==> flow/design.v <==
module ALU (result, read_data_1, read_data_2, shmat, opcode, functioncode);
	input [31:0] read_data_1;
	input [31:0] read_data_2;
	input [4:0] shmat;
	input [5:0] opcode;
	input [5:0] functioncode;
	output reg [31:0] result;
	always @(*)
		begin
		result = 32'b0;
		if(opcode==6'b001000)						 
			result=read_data_1+read_data_2;
		else if(opcode==6'b001001)					 
			result=read_data_1+read_data_2;
		else if(opcode==6'b001100)					 
			result=read_data_1&read_data_2;
		else if(opcode==6'b001101)					 
			result=read_data_1|read_data_2;
		else if(opcode==6'b001010)					 
			result=($signed(read_data_1)<$signed(read_data_2)) ? 32'b1 : 32'b0;
		else if(opcode==6'b001011)					 
			result=(read_data_1<read_data_2) ? 32'b1 : 32'b0;
		else if(opcode==6'b100100 |opcode==6'b100101 |opcode==6'b110000 | opcode==6'b100011  
		| opcode==6'b101000 | opcode==6'b111000 | opcode==6'b101001 | opcode==6'b101011)	 
			result=read_data_1+read_data_2;
		else if(opcode==6'b000000)					 
			begin
			if(functioncode==6'b100000)  
				result=read_data_1+read_data_2;
			else if(functioncode==6'b100001)  
				result=read_data_1+read_data_2;
			else if(functioncode==6'b100100)  
				result=read_data_1 & read_data_2;
			else if(functioncode==6'b100101)  
				result=read_data_1 | read_data_2;
			else if(functioncode==6'b100111)  
				result=~(read_data_1 | read_data_2);
			else if(functioncode==6'b000000)  
				result=read_data_2 << shmat;
			else if(functioncode==6'b101010)  
				result=($signed(read_data_1)<$signed(read_data_2)) ? 32'b1 : 32'b0;
			else if(functioncode==6'b101011)	 
				result=(read_data_1<read_data_2) ? 32'b1 : 32'b0;
			else if(functioncode==6'b000011)	 
				result= $signed(read_data_2) >>> shmat;
			else if(functioncode==6'b000010)  
				result= read_data_2 >> shmat;
			else if(functioncode==6'b100010)  
				result=read_data_1-read_data_2;
			else if(functioncode==6'b100011)  
				result= read_data_1-read_data_2;
			end
		end
endmodule
module mips_registers ( read_data_1, read_data_2, write_data, read_reg_1, read_reg_2, write_reg, signal_reg_write, clk );
	output [31:0] read_data_1, read_data_2;
	input [31:0] write_data;
	input [4:0] read_reg_1, read_reg_2, write_reg;
	input signal_reg_write, clk;
	reg [31:0] registers [31:1];
	always @(posedge clk)
		if (signal_reg_write && write_reg != 5'd0)
			registers[write_reg] <= write_data;
	assign read_data_1 = (read_reg_1 == 5'd0) ? 32'b0 : registers[read_reg_1];
	assign read_data_2 = (read_reg_2 == 5'd0) ? 32'b0 : registers[read_reg_2];
endmodule
module mips_core (
	input         clk,
	input         rst,
	output [31:0] imem_addr,
	input  [31:0] imem_rdata,
	output [31:0] dmem_addr,
	output [31:0] dmem_wdata,
	output [3:0]  dmem_wmask,
	output        dmem_we,
	input  [31:0] dmem_rdata,
	output        wb_en,
	output [4:0]  wb_reg,
	output [31:0] wb_data
);
reg [31:0] PC;
wire [31:0] instruction = imem_rdata;
wire [31:0] read_data_1;
wire [31:0] read_data_2;
wire [31:0] ALU_result;
reg [31:0] ALU_mux;
reg [4:0] REG_dst_mux;
reg [31:0] REG_write_mux;
reg [31:0] MEM_result;
reg write_reg_signal;
reg write_mem_signal;
reg [3:0] mem_mask;
reg [31:0] next_PC;
wire [5:0] opcode = instruction[31:26];
wire [4:0] rs = instruction[25:21];
wire [4:0] rt = instruction[20:16];
wire [4:0] rd = instruction[15:11];
wire [4:0] shmat = instruction[10:6];
wire [5:0] functioncode = instruction[5:0];
wire [15:0] imm = instruction[15:0];
wire [25:0] adress = instruction[25:0];
wire [31:0] PC_plus4 = PC + 32'd4;
wire [31:0] branchadress = {{14{imm[15]}}, imm, 2'b00};
wire [31:0] jumpadress = {PC[31:28], adress, 2'b00};
mips_registers regblock(read_data_1, read_data_2, REG_write_mux, rs, rt, REG_dst_mux, write_reg_signal, clk);
ALU ALUblock(ALU_result, read_data_1, ALU_mux, shmat, opcode, functioncode);
always @(*)
begin
	REG_dst_mux = rt;
	write_reg_signal = 1'b1;
	write_mem_signal = 1'b0;
	mem_mask = 4'b1111;
	ALU_mux = read_data_2;
	REG_write_mux = ALU_result;
	next_PC = PC_plus4;
	if (opcode==6'b100100)           
		MEM_result = {24'b0, dmem_rdata[7:0]};
	else if (opcode==6'b100101)      
		MEM_result = {16'b0, dmem_rdata[15:0]};
	else                             
		MEM_result = dmem_rdata;
	if (opcode==6'b000000)           
		begin
		REG_dst_mux = rd;
		if (functioncode==6'b001000)   
			begin
			write_reg_signal = 1'b0;
			next_PC = read_data_1;
			end
		end
	else                             
		begin
		if (opcode==6'b000011)         
			REG_dst_mux = 5'b11111;
		if (opcode==6'b101000 | opcode==6'b101001 | opcode==6'b111000 | opcode==6'b101011)  
			begin
			write_mem_signal = 1'b1;
			write_reg_signal = 1'b0;
			if (opcode==6'b101000)       
				mem_mask = 4'b0001;
			else if (opcode==6'b101001)  
				mem_mask = 4'b0011;
			end
		else if (opcode==6'b000100 | opcode==6'b000101 | opcode==6'b000010)  
			write_reg_signal = 1'b0;
		if (opcode!=6'b001100 && opcode!=6'b001101)
			ALU_mux = {{16{imm[15]}}, imm};
		else
			ALU_mux = {16'b0, imm};
		if (opcode==6'b000011)         
			REG_write_mux = PC + 32'd8;
		else if (opcode==6'b100011 | opcode==6'b100100 | opcode==6'b100101 | opcode==6'b110000)  
			REG_write_mux = MEM_result;
		else if (opcode==6'b001111)    
			REG_write_mux = {imm, 16'b0};
		if (opcode==6'b000100 && read_data_1==read_data_2)        
			next_PC = PC_plus4 + branchadress;
		else if (opcode==6'b000101 && read_data_1!=read_data_2)   
			next_PC = PC_plus4 + branchadress;
		else if (opcode==6'b000010 | opcode==6'b000011)          
			next_PC = jumpadress;
		end
end
always @(posedge clk)
	if (rst)
		PC <= 32'b0;
	else
		PC <= next_PC;
assign imem_addr  = PC;
assign dmem_addr  = ALU_result;
assign dmem_wdata = read_data_2;
assign dmem_wmask = mem_mask;
assign dmem_we    = write_mem_signal;
assign wb_en      = write_reg_signal && (REG_dst_mux != 5'd0);
assign wb_reg     = REG_dst_mux;
assign wb_data    = REG_write_mux;
endmodule
# Reports on mips_core
# The steps from the RTL of mips_core to its reports follow in flow order.
# Line numbers count from 1 in the design file above.
# Cell names lack the library's common part.
# A cell with - has no value.
[design]
top_module = "mips_core"
clk_port = "clk"
lib = "sky130hd"
corner = "tt_025C_1v80"

# Elaborated design
# Source: Yosys, flattened and elaborated, memories not mapped. Widths are those after wreduce. Registers that Yosys merges into a memory's read port (data or address) are not register bits. Print and check cells do not count.
# Yosys's memory passes give these memory sizes; they may raise the number of words (mostly to a power of two), join words into wider ones and drop unused or constant bits.
[op_classes]
n_logic = 19
n_mux = 52
n_shift = 3
n_cmp = 2
eq_ne = 36
addsub = 5
reduce_logical = 9
[ops]
columns = ["operator", "n"]
rows = [
  ["32-bit two-way mux", 36],
  ["6-bit equality test (second input constant)", 17],
  ["32-bit adder", 2],
  ["32-bit < comparator", 2],
  ["6-bit by 4-bit equality test with 1-bit output (second input constant)", 8],
  ["32-bit by 3-bit adder with 32-bit output (second input constant)", 1],
  ["32-bit subtractor", 1],
  ["32-bit equality test", 1],
  ["32-bit != test", 1],
  ["32-bit bitwise AND", 1],
  ["32-bit OR", 1],
  ["32-bit by 4-bit adder with 32-bit output (second input constant)", 1],
  ["32-bit by 5-bit left shift with 32-bit output", 1],
  ["32-bit by 5-bit right shift with 32-bit output", 1],
  ["32-bit by 5-bit >>> shifter with 32-bit output", 1],
  ["32-bit inverter", 1],
  ["6-bit by 2-bit equality test with 1-bit output (second input constant)", 4],
  ["1-bit OR", 16],
  ["4-bit two-way mux", 4],
  ["5-bit two-way mux", 3],
  ["6-bit by 3-bit equality test with 1-bit output (second input constant)", 2],
  ["6-bit by 4-bit != test with 1-bit output (second input constant)", 2],
  ["6-bit zero test", 2],
  ["5-bit zero test", 2],
  ["1-bit two-way mux", 9],
  ["5-bit nonzero test", 1],
  ["1-bit logical AND", 4],
  ["4-bit != test (second input constant)", 1],
]
[bits]
word_cells = 129
memories = 1
out_inout_bits = 139
inputBits = 66
mem_bits_rw = 992
regBits = 32
[memory_table]
columns = ["name", "words", "word_bits", "read_ports", "wr", "line_no", "rtl"]
rows = [
  ["regblock.registers", 31, 32, 2, 1, 60, "reg [31:0] registers [31:1];"],
]

# Depth
# Yosys ltp: most cells in a row. Word level: on the elaborated netlist, between registers, memories and ports. Mapped: between sequential cells and ports; inverters and the memories' decode and read muxes count.
[logic_depth]
ltp_word = 30
abc_area = 0
mapped_depth = 28
ltp_nobuf = 21

# Synthesis result
# The flow's flattened synthesis, as Yosys stat reports it; memories are mapped. The netlist is that of the ABC_AREA named above (0 if unset); the other value can give another one.
[by_type]
columns = ["cell_type", "n", "area_total_um2"]
rows = [
  ["edfxtp_1", 992, 2.98E+04],
  ["mux4_2", 287, 6.46E+03],
  ["mux2i_1", 411, 4.11E+03],
  ["ha_1", 127, 1.59E+03],
  ["nor2_1", 421, 1.58E+03],
  ["a21oi_1", 299, 1.5E+03],
  ["o21ai_0", 242, 1.21E+03],
  ["nand2_1", 320, 1.2E+03],
  ["o22ai_1", 182, 1.14E+03],
  ["xnor2_1", 102, 893.357],
  ["clkbuf_1", 229, 859.574],
  ["mux2_2", 75, 844.56],
  ["a211oi_1", 100, 750.72],
  ["dfxtp_1", 32, 640.614],
  ["o221ai_1", 67, 586.813],
  ["xor2_1", 58, 507.987],
  ["inv_1", 135, 506.736],
  ["buf_4", 58, 435.418],
]
# Other cell types: 95; their cells: 1201.
[mapped]
stdcells = 5338
buf_cells = 412
flip_flops = 1024
mapped_area_um2 = 63483.4
seq_area_um2 = 30429.2
# By module: a second synthesis without flattening, with its own total; a netlist apart from the flattened one above.
[unflattened]
hier_cells = 5089
area_unflattened_um2 = 62774.0
# Each row is one instance without its submodules.
[by_module]
columns = ["mod", "cells", "instances", "seq_area_um2", "area_um2"]
rows = [
  ["mips_registers", 2601, 1, 29788.6, 46500.8],
  ["ALU", 1541, 1, 0.0, 9872.0],
  ["mips_core", 947, 1, 640.6, 6401.1],
]

# Timing after synthesis
# Source: OpenSTA report_checks on the synthesized netlist (no wires, ideal clock, input and output delay 20% of the period each), path of least setup slack; recovery checks are left aside. Register names are those of the netlist, which keeps one name where synthesis merged equal registers.
[synth_timing]
kind = "input to output"
startpoint = "input imem_rdata[30]"
endpoint = "output wb_data[31]"
driving_pins = 22
slack_ns = 0.662
delay_ns = 6.538
output_delay_ns = 2.400
in_delay_ns = 2.400
arrival_ns = 8.938
period_ns = 12.0
path_buffers = 8
required_ns = 9.600
launch_ns = 2.400
period_less_setup_slack_ns = 11.338
# "delay_ns" = arrival - input delay + setup time.
# A path that ends at an output port has no setup time.
# "driving_pins": output pins that drive a net of the path, with the launching flip-flop's if there is one; two outputs of one cell count as two.
# "period_less_setup_slack_ns" is the clock period less the worst setup slack; recovery checks do not enter. This is arithmetic on one report: input and output delays are still those of the set period (20% each).
# Between the ends stands the longest chain of elaborated cells between them, by number of cells; it is not shown to be the way that was timed. Of several equally long chains one is given.
# Each line given opens the expression or statement behind the cell; cells for indexed reads and writes are added by Yosys, which also makes memories of some case tables.
[synth_between]
path_cell_list = "clkbuf_1 nor3_1 nand2_1 clkbuf_1 clkbuf_1 clkbuf_1 buf_1 clkbuf_1 buf_1 a21oi_1 ha_1 clkbuf_1 o21bai_1 a21o_1 a211oi_1 a211oi_1 o21ai_0 a2111oi_0 or4_1 a21oi_1 nor3_1 o21ai_0"
elab_chain_cells = 29
cone_cells = 66
classes_between = "2 x add/sub; 18 x eq/ne; 3 x shift; 28 x mux; 13 x logic; 2 x reduce/logical"
[synth_lines]
columns = ["element", "line_no", "rtl"]
rows = [
  ["from (decl)", 71, "input [31:0] imem_rdata,"],
  ["6-bit by 4-bit != test with 1-bit output", 146, "if (opcode!=6'b001100 && opcode!=6'b001101)"],
  ["1-bit logical AND", 146, ""],
  ["32-bit two-way mux", 146, ""],
  ["32-bit two-way mux", 122, "if (opcode==6'b000000)"],
  ["32-bit subtractor", 51, "result= read_data_1-read_data_2;"],
  ["32-bit two-way mux", 50, "else if(functioncode==6'b100011)"],
  ["32-bit two-way mux", 48, "else if(functioncode==6'b100010)"],
  ["[... 15 more ...]", "-", ""],
  ["32-bit two-way mux", 15, "else if(opcode==6'b001100)"],
  ["32-bit two-way mux", 13, "else if(opcode==6'b001001)"],
  ["32-bit two-way mux", 11, "if(opcode==6'b001000)"],
  ["32-bit two-way mux", 154, "else if (opcode==6'b001111)"],
  ["32-bit two-way mux", 152, "else if (opcode==6'b100011 | opcode==6'b100100 | opcode==6'b100101 | opcode==6'b110000)"],
  ["32-bit two-way mux", 150, "if (opcode==6'b000011)"],
  ["32-bit two-way mux", 122, ""],
  ["to (decl)", 79, "output [31:0] wb_data"],
]

# Worst path after layout
# Path of least setup slack in the final report of entry B (OpenROAD, finished layout, wires in). Where an end is a register, its clock arrival counts in the times.
[layout_timing]
kind = "input to output"
startpoint = "input imem_rdata[16]"
endpoint = "output wb_data[0]"
path_buffers = 5
arrival_ns = 10.48
slack_ns = 0.72
period_ns = 14.0
in_delay_ns = 2.80
required_ns = 11.20
driving_pins = 23
output_delay_ns = 2.80
launch_ns = 2.80
# Between the ends stands the longest chain of elaborated cells between them, by number of cells; it is not shown to be the way that was timed. Of several equally long chains one is given.
# A memory read counts as a cell of the chain, while the word-level depth stops at memories.
[layout_between]
path_cell_list = "buf_8 nand3b_1 buf_4 o22ai_1 nor3_1 a221oi_1 inv_1 ha_1 inv_1 a21oi_1 o21bai_1 o21a_1 a211oi_1 buf_4 o211ai_1 nand3_1 a21o_1 a21oi_1 a2111oi_0 o31a_1 a21o_1 buf_4 clkdlybuf4s50_1"
elab_chain_cells = 28
cone_cells = 40
classes_between = "2 x add/sub; 2 x compare; 3 x shift; 28 x mux; 3 x logic; 1 x reduce/logical; 1 x memory"
[layout_lines]
columns = ["element", "line_no", "rtl"]
rows = [
  ["from (decl)", 71, "input [31:0] imem_rdata,"],
  ["memory read 31 x 32 bit", 60, "reg [31:0] registers [31:1];"],
  ["32-bit two-way mux", 65, "assign read_data_2 = (read_reg_2 == 5'd0) ? 32'b0 : registers[read_reg_2];"],
  ["32-bit two-way mux", 122, "if (opcode==6'b000000)"],
  ["32-bit subtractor", 51, "result= read_data_1-read_data_2;"],
  ["32-bit two-way mux", 50, "else if(functioncode==6'b100011)"],
  ["32-bit two-way mux", 48, "else if(functioncode==6'b100010)"],
  ["32-bit two-way mux", 46, "else if(functioncode==6'b000010)"],
  ["[... 14 more ...]", "-", ""],
  ["32-bit two-way mux", 15, "else if(opcode==6'b001100)"],
  ["32-bit two-way mux", 13, "else if(opcode==6'b001001)"],
  ["32-bit two-way mux", 11, "if(opcode==6'b001000)"],
  ["32-bit two-way mux", 154, "else if (opcode==6'b001111)"],
  ["32-bit two-way mux", 152, "else if (opcode==6'b100011 | opcode==6'b100100 | opcode==6'b100101 | opcode==6'b110000)"],
  ["32-bit two-way mux", 150, "if (opcode==6'b000011)"],
  ["32-bit two-way mux", 122, ""],
  ["to (decl)", 79, "output [31:0] wb_data"],
]

Memo
Re: implementation data of mips_core

Design mips_core on sky130hd. What follows are 2 stored runs of the flow, each under its own settings; their order means nothing. The constraints put input and output delay at 20% of the set period each and load the outputs with 0.01 pF.
"total_power_mw": no workload was simulated; the value follows from the tool's default switching activity.

# entry A
==> flow/run.sh <==
#!/bin/bash
# the make line also repeats the synthesis and layout settings of config.mk as NAME=value (left out here)
make -C /OpenROAD-flow-scripts/flow DESIGN_CONFIG=/design/flow/config.mk WORK_HOME=/design/flow/orfs CLKGATE_MAP_FILE= finish
==> flow/config.mk <==
export PLATFORM = sky130hd
export DESIGN_NAME = mips_core
export DESIGN_NICKNAME = mips_core
export VERILOG_FILES = /design/flow/design.v
export SDC_FILE = /design/flow/constraint.sdc
export NUM_CORES = 4
export LEC_CHECK = 0
export CAP_MARGIN = 20
export CELL_PAD_IN_SITES_DETAIL_PLACEMENT = 2
export CELL_PAD_IN_SITES_GLOBAL_PLACEMENT = 0
export CORE_MARGIN = 2
export CORE_UTILIZATION = 62
export GPL_ROUTABILITY_DRIVEN = 0
export GPL_TIMING_DRIVEN = 1
export PLACE_DENSITY_LB_ADDON = 0.18
export SLEW_MARGIN = 35
==> flow/constraint.sdc <==
create_clock -name core_clock -period 6.53 [get_ports {clk}]
set_input_delay 1.3060 -clock core_clock [delete_from_list [all_inputs] [get_ports {clk}]]
set_output_delay 1.3060 -clock core_clock [all_outputs]
set_load 0.01 [all_outputs]

==> entry A: results <==
outcome="unfinished; tool error in placement"

# entry B
==> flow/run.sh <==
#!/bin/bash
# the make line also repeats the synthesis and layout settings of config.mk as NAME=value (left out here)
make -C /OpenROAD-flow-scripts/flow DESIGN_CONFIG=/design/flow/config.mk WORK_HOME=/design/flow/orfs CLKGATE_MAP_FILE= finish
==> flow/config.mk <==
export PLATFORM = sky130hd
export DESIGN_NAME = mips_core
export DESIGN_NICKNAME = mips_core
export VERILOG_FILES = /design/flow/design.v
export SDC_FILE = /design/flow/constraint.sdc
export NUM_CORES = 4
export LEC_CHECK = 0
export CAP_MARGIN = 20
export CORE_MARGIN = 2
export CORE_UTILIZATION = 40
export PLACE_DENSITY = 0.6
export SETUP_SLACK_MARGIN = 0.2
export SLEW_MARGIN = 20
==> flow/constraint.sdc <==
create_clock -name core_clock -period 14.0 [get_ports {clk}]
set_input_delay 2.8000 -clock core_clock [delete_from_list [all_inputs] [get_ports {clk}]]
set_output_delay 2.8000 -clock core_clock [all_outputs]
set_load 0.01 [all_outputs]

==> entry B: results <==
fin_ws_ns=0.719
total_power_mw=8.294
finish.utilization_pct=46.3
die_area_um2=161910.0
yosys.chip_area_um2=63483.4
